==> flow/design.v <==
`timescale 1ns/10ps
module mm_gcd (
    clock,
    reset,
    a,
    b,
    c,
    start,
    finished
);
input clock;
input reset;
input [31:0] a;
input [31:0] b;
output [31:0] c;
reg [31:0] c;
input start;
output finished;
reg finished;
reg [31:0] y;
reg [31:0] x;
always @(posedge clock) begin: MM_GCD_RTL
    if (reset == 0) begin
        y <= 0;
        x <= 0;
        finished <= 1;
        c <= 0;
    end
    else begin
        if (start) begin
            finished <= 1'b0;
            x <= a;
            y <= b;
        end
        else begin
            if ((y == 0)) begin
                finished <= 1'b1;
                c <= x;
            end
            else if ((x > y)) begin
                x <= (x - y);
            end
            else begin
                y <= (y - x);
            end
        end
    end
end
endmodule
# From RTL to reports: mm_gcd

Each step is given for the RTL above and for the edited RTL.
"unedited" refers to lines of the RTL above, "edited" to lines of the edited file.
"change": "edited" minus "unedited" as printed here.
Cell names lack the library's common part.
Not given: --

Design top: mm_gcd
Clock input: clock
Standard-cell library: sky130hd
Corner: tt_025C_1v80

# The edit

Unified diff, file above to edited file.
The edit is scripted: it alters the design's behaviour and was not made to optimise anything.

```diff
@@ -3,5 +3,5 @@
     clock,
     reset,
-    a,
+    a_in,
     b,
     c,
@@ -11,5 +11,5 @@
 input clock;
 input reset;
-input [31:0] a;
+input [31:0] a_in;
 input [31:0] b;
 output [31:0] c;
@@ -17,4 +17,6 @@
 input start;
 output finished;
+reg [31:0] a;
+always @(posedge clock) a <= a_in;
 reg finished;
 reg [31:0] y;
```

# Word-level counts

Counts by Yosys on the flattened word-level netlist (proc, flatten, opt, wreduce; memories kept). Register bits leave out memories and registers merged into their read ports (data or address). Print and check cells are left out. Cells with the same type and inputs are merged into one.

Storage and ports:

| element                    | unedited | edited | change |
| input bits                 | 67       | 67     | 0 |
| elaborated cells           | 24       | 25     | +1 |
| register bits              | 97       | 129    | +32 |
| output and inout port bits | 33       | 33     | 0 |

Operators by class:

| element                          | unedited | edited | change |
| reductions and logical operators | 6        | 6      | 0 |
| magnitude comparators            | 1        | 1      | 0 |
| $add $sub $neg                   | 2        | 2      | 0 |
| muxes and demuxes                | 8        | 8      | 0 |
| equal/unequal tests              | 2        | 2      | 0 |
| bitwise operators                | 1        | 1      | 0 |

Operator list:

| kind                                  | unedited | edited | change |
| two-way mux 32 bit                    | 6        | 6      | 0 |
| AND reduction 2 bit                   | 3        | 3      | 0 |
| two-way mux 1 bit                     | 2        | 2      | 0 |
| != test 2 bit (second input constant) | 2        | 2      | 0 |
| nonzero test 2 bit                    | 2        | 2      | 0 |
| subtractor 32 bit                     | 2        | 2      | 0 |
| greater-than comparator 32 bit        | 1        | 1      | 0 |
| zero test 32 bit                      | 1        | 1      | 0 |
| NOT 1 bit                             | 1        | 1      | 0 |

# Longest topological paths

Yosys ltp: most cells in a row. Word level: on the elaborated netlist, between registers, memories and ports. Mapped: between sequential cells and ports; inverters and the memories' decode and read muxes count.

Logic depth:

| element                       | unedited | edited | change |
| depth in word-level cells     | 4        | 4      | 0 |
| ABC_AREA                      | 0        | 0      | -- |
| mapped depth                  | 14       | 13     | -1 |
| gate-level depth less buffers | 12       | 11     | -1 |

# After synthesis

Source: synth_stat.txt of the flow (Yosys; design flattened, memories mapped). It holds for the ABC_AREA given above (unset counts as 0); a run with the other value may have another netlist.

Synthesis totals:

| element                           | unedited | edited | change |
| cell area after synthesis (µm²)   | 7627.3   | 8249.2 | +621.9 |
| flip-flop cells                   | 97       | 129    | +32 |
| cells in the netlist              | 997      | 1048   | +51 |
| buffer cells                      | 62       | 66     | +4 |
| sequential part of the area (µm²) | 1941.9   | 2582.5 | +640.6 |

Cells by type:

| type     | unedited | edited | change |
| nor2_1   | 45       | 94     | +49 |
| dfxtp_1  | 97       | 129    | +32 |
| a222oi_1 | 3        | 28     | +25 |
| a211oi_1 | 2        | 18     | +16 |
| nand2_1  | 136      | 122    | -14 |
| a311oi_1 | 12       | 1      | -11 |
| a21oi_1  | 127      | 117    | -10 |
| a22oi_2  | 10       | 0      | -10 |
| o21ai_2  | 10       | 1      | -9 |
| a221oi_1 | 0        | 9      | +9 |
| buf_2    | 28       | 20     | -8 |
| o211ai_1 | 12       | 4      | -8 |
| buf_4    | 2        | 10     | +8 |
| clkbuf_1 | 26       | 33     | +7 |
| a21o_1   | 26       | 20     | -6 |
| and3_1   | 12       | 6      | -6 |
| o31ai_1  | 3        | 9      | +6 |
| nand4_1  | 19       | 14     | -5 |

The list need not be complete.

# Worst setup path after synthesis

Path of least setup slack by OpenSTA after synthesis, without wires, with an ideal clock, recovery checks aside; 20% of the period is set as input and as output delay. Where synthesis merged equal registers, the netlist keeps one of their names.

Path after synthesis:

| element                             | unedited             | edited               | change |
| path type                           | register to register | register to register | -- |
| start point                         | register x[0]        | register y[1]        | -- |
| end point                           | register y[18]       | register y[31]       | -- |
| arrival time (ps)                   | 2779                 | 2629                 | -150 |
| stages                              | 15                   | 11                   | -4 |
| buffers on the path                 | 2                    | 0                    | -2 |
| library setup time (ps)             | 67                   | 122                  | +55 |
| required time (ps)                  | 4933                 | 4878                 | -55 |
| time at the first pin (ps)          | 0                    | 0                    | 0 |
| path delay (ps)                     | 2846                 | 2751                 | -95 |
| slack (ps)                          | 2154                 | 2249                 | +95 |
| clock period (ps)                   | 5000                 | 5000                 | 0 |
| period reached after synthesis (ps) | 2846                 | 2751                 | -95 |

"path delay" = arrival - input delay + setup time.
"stages" counts driving pins, that of a launching flip-flop among them; a cell with two outputs on the path counts twice.
"period reached after synthesis" is the clock period less the worst setup slack; recovery checks do not enter. This is arithmetic on one report: input and output delays are still those of the set period (20% each).
Between the ends stands the longest chain of elaborated cells between them, by number of cells; it is not shown to be the way that was timed. Of several equally long chains one is given.
Each line given opens the expression or statement behind the cell; cells for indexed reads and writes are added by Yosys, which also makes memories of some case tables.
A register here has more assigning lines than the two given.

On the way, after synthesis, unedited:
Path through: dfxtp_1 inv_1 ha_1 fa_1 nand2b_2 a21oi_2 o41a_4 a211oi_2 o21a_4 a21o_1 buf_6 a211oi_4 buf_8 a22oi_2 o21ai_2
Cells in the longest elaborated chain: 4
Elaborated cells between the ends (all ways): 7
RTL lines with such cells: 4

Ends and longest elaborated chain, after synthesis, unedited:

| element            | RTL line | source |
| start, declared    | 21       | `reg [31:0] x;` |
| start, assigned    | 32       | `x <= a;` |
| start, assigned    | 41       | `x <= (x - y);` |
| subtractor 32 bit  | 44       | `y <= (y - x);` |
| two-way mux 32 bit | 40       | `else if ((x > y)) begin` |
| two-way mux 32 bit | 36       | `if ((y == 0)) begin` |
| two-way mux 32 bit | 30       | `if (start) begin` |
| end, assigned      | 33       | `y <= b;` |
| end, assigned      | 44       |  |
| end, declared      | 20       | `reg [31:0] y;` |

On the way, after synthesis, edited:
Path through: dfxtp_1 inv_1 ha_1 nor2b_1 o31ai_4 a31oi_1 a21oi_1 o221ai_1 a221oi_1 o21ai_0 a311o_1
Cells in the longest elaborated chain: 4
Elaborated cells between the ends (all ways): 9
RTL lines with such cells: 4

Ends and longest elaborated chain, after synthesis, edited:

| element            | RTL line | source |
| start, declared    | 22       | `reg [31:0] y;` |
| start, assigned    | 35       | `y <= b;` |
| start, assigned    | 46       | `y <= (y - x);` |
| subtractor 32 bit  | 46       |  |
| two-way mux 32 bit | 42       | `else if ((x > y)) begin` |
| two-way mux 32 bit | 38       | `if ((y == 0)) begin` |
| two-way mux 32 bit | 32       | `if (start) begin` |
| end, assigned      | 35       |  |
| end, assigned      | 46       |  |
| end, declared      | 22       |  |

# Worst path after layout

From the final timing report of the runs of pair 1: the path of least setup slack in the routed layout; clock arrival at registers is part of the times.
The report prints the path's times to 10 ps; the period is as set.

Path after layout:

| element                    | unedited             | edited               | change |
| path type                  | register to register | register to register | -- |
| start point                | register y[27]       | register y[13]       | -- |
| end point                  | register y[4]        | register y[1]        | -- |
| stages                     | 14                   | 11                   | -3 |
| required time (ps)         | 4110                 | 4160                 | +50 |
| buffers on the path        | 2                    | 0                    | -2 |
| time at the first pin (ps) | 350                  | 430                  | +80 |
| arrival time (ps)          | 3700                 | 3720                 | +20 |
| slack (ps)                 | 410                  | 440                  | +30 |
| clock period (ps)          | 3800                 | 3800                 | 0 |
| library setup time (ps)    | 50                   | 70                   | +20 |

Between the ends stands the longest chain of elaborated cells between them, by number of cells; it is not shown to be the way that was timed. Of several equally long chains one is given.
A register here has more assigning lines than the two given.

On the way, after layout, unedited:
Path through: dfxtp_1 inv_1 ha_1 a21oi_1 o21ai_2 a221oi_4 o21ai_0 o31ai_1 buf_4 a21o_1 buf_4 nand3_4 a211o_1 nand2_1
Cells in the longest elaborated chain: 4
Elaborated cells between the ends (all ways): 8
RTL lines with such cells: 3

Ends and longest elaborated chain, after layout, unedited:

| element                        | RTL line | source |
| start, declared                | 20       | `reg [31:0] y;` |
| start, assigned                | 33       | `y <= b;` |
| start, assigned                | 44       | `y <= (y - x);` |
| greater-than comparator 32 bit | 40       | `else if ((x > y)) begin` |
| two-way mux 32 bit             | 40       |  |
| two-way mux 32 bit             | 36       | `if ((y == 0)) begin` |
| two-way mux 32 bit             | 30       | `if (start) begin` |
| end, assigned                  | 33       |  |
| end, assigned                  | 44       |  |
| end, declared                  | 20       |  |

On the way, after layout, edited:
Path through: dfxtp_1 inv_1 ha_1 nand2_2 or3_4 nor4_1 nand3_1 and2_4 nor3_4 mux2_2 o21ai_0
Cells in the longest elaborated chain: 4
Elaborated cells between the ends (all ways): 8
RTL lines with such cells: 3

Ends and longest elaborated chain, after layout, edited:

| element                        | RTL line | source |
| start, declared                | 22       | `reg [31:0] y;` |
| start, assigned                | 35       | `y <= b;` |
| start, assigned                | 46       | `y <= (y - x);` |
| greater-than comparator 32 bit | 42       | `else if ((x > y)) begin` |
| two-way mux 32 bit             | 42       |  |
| two-way mux 32 bit             | 38       | `if ((y == 0)) begin` |
| two-way mux 32 bit             | 32       | `if (start) begin` |
| end, assigned                  | 35       |  |
| end, assigned                  | 46       |  |
| end, declared                  | 22       |  |

# Flow runs

Runs of the flow (Yosys, OpenROAD) on both versions; the two runs of a pair have the same settings. The constraints put input and output delay at 20% of the set period each and load the outputs with 0.01 pF.

Flow settings, pair 1:
period_ns: 3.8
CAP_MARGIN: 20
CORE_MARGIN: 2
CORE_UTILIZATION: 40
SLEW_MARGIN: 20

Measured results, pair 1:

| element                                | unedited | edited  | change |
| mapped cell area after synthesis (µm²) | 7627.3   | 8249.2  | +621.9 |
| worst setup slack after layout (ps)    | 411      | 439     | +28 |
| total negative setup slack (ps)        | 0        | 0       | 0 |
| die outline area (µm²)                 | 20188.1  | 21787.2 | +1599.1 |
| clock period achieved (ps)             | 3389     | 3361    | -28 |
| post-route utilization (%)             | 49.1     | 49.9    | +0.8 |
| worst-case hold slack (ps)             | 454      | 451     | -3 |
| standard-cell area after routing (µm²) | 9183.8   | 10102.2 | +918.4 |

Flow settings, pair 2:
CAP_MARGIN: 5
CELL_PAD_IN_SITES_GLOBAL_PLACEMENT: 1
CORE_ASPECT_RATIO: 0.53
CORE_UTILIZATION: 58
CTS_CLUSTER_SIZE: 76
PLACE_DENSITY: 0.78
SETUP_SLACK_MARGIN: 0.67
SLEW_MARGIN: 40
TNS_END_PERCENT: 5
period_ns: 2.9
CORE_MARGIN: 2

Measured results, pair 2:

| element                                | unedited | edited  | change |
| mapped cell area after synthesis (µm²) | 7627.3   | 8249.2  | +621.9 |
| worst setup slack after layout (ps)    | -220     | -118    | +102 |
| total negative setup slack (ps)        | -6022    | -1625   | +4397 |
| die outline area (µm²)                 | 14130.6  | 15241.0 | +1110.4 |
| clock period achieved (ps)             | 3120     | 3018    | -102 |
| post-route utilization (%)             | 89.7     | 85.3    | -4.4 |
| worst-case hold slack (ps)             | 455      | 453     | -2 |
| standard-cell area after routing (µm²) | 11481.0  | 11751.3 | +270.3 |

By "clock period achieved" is meant the clock period of the run minus its worst setup slack. This is arithmetic on one report: input and output delays are still those of the set period (20% each).
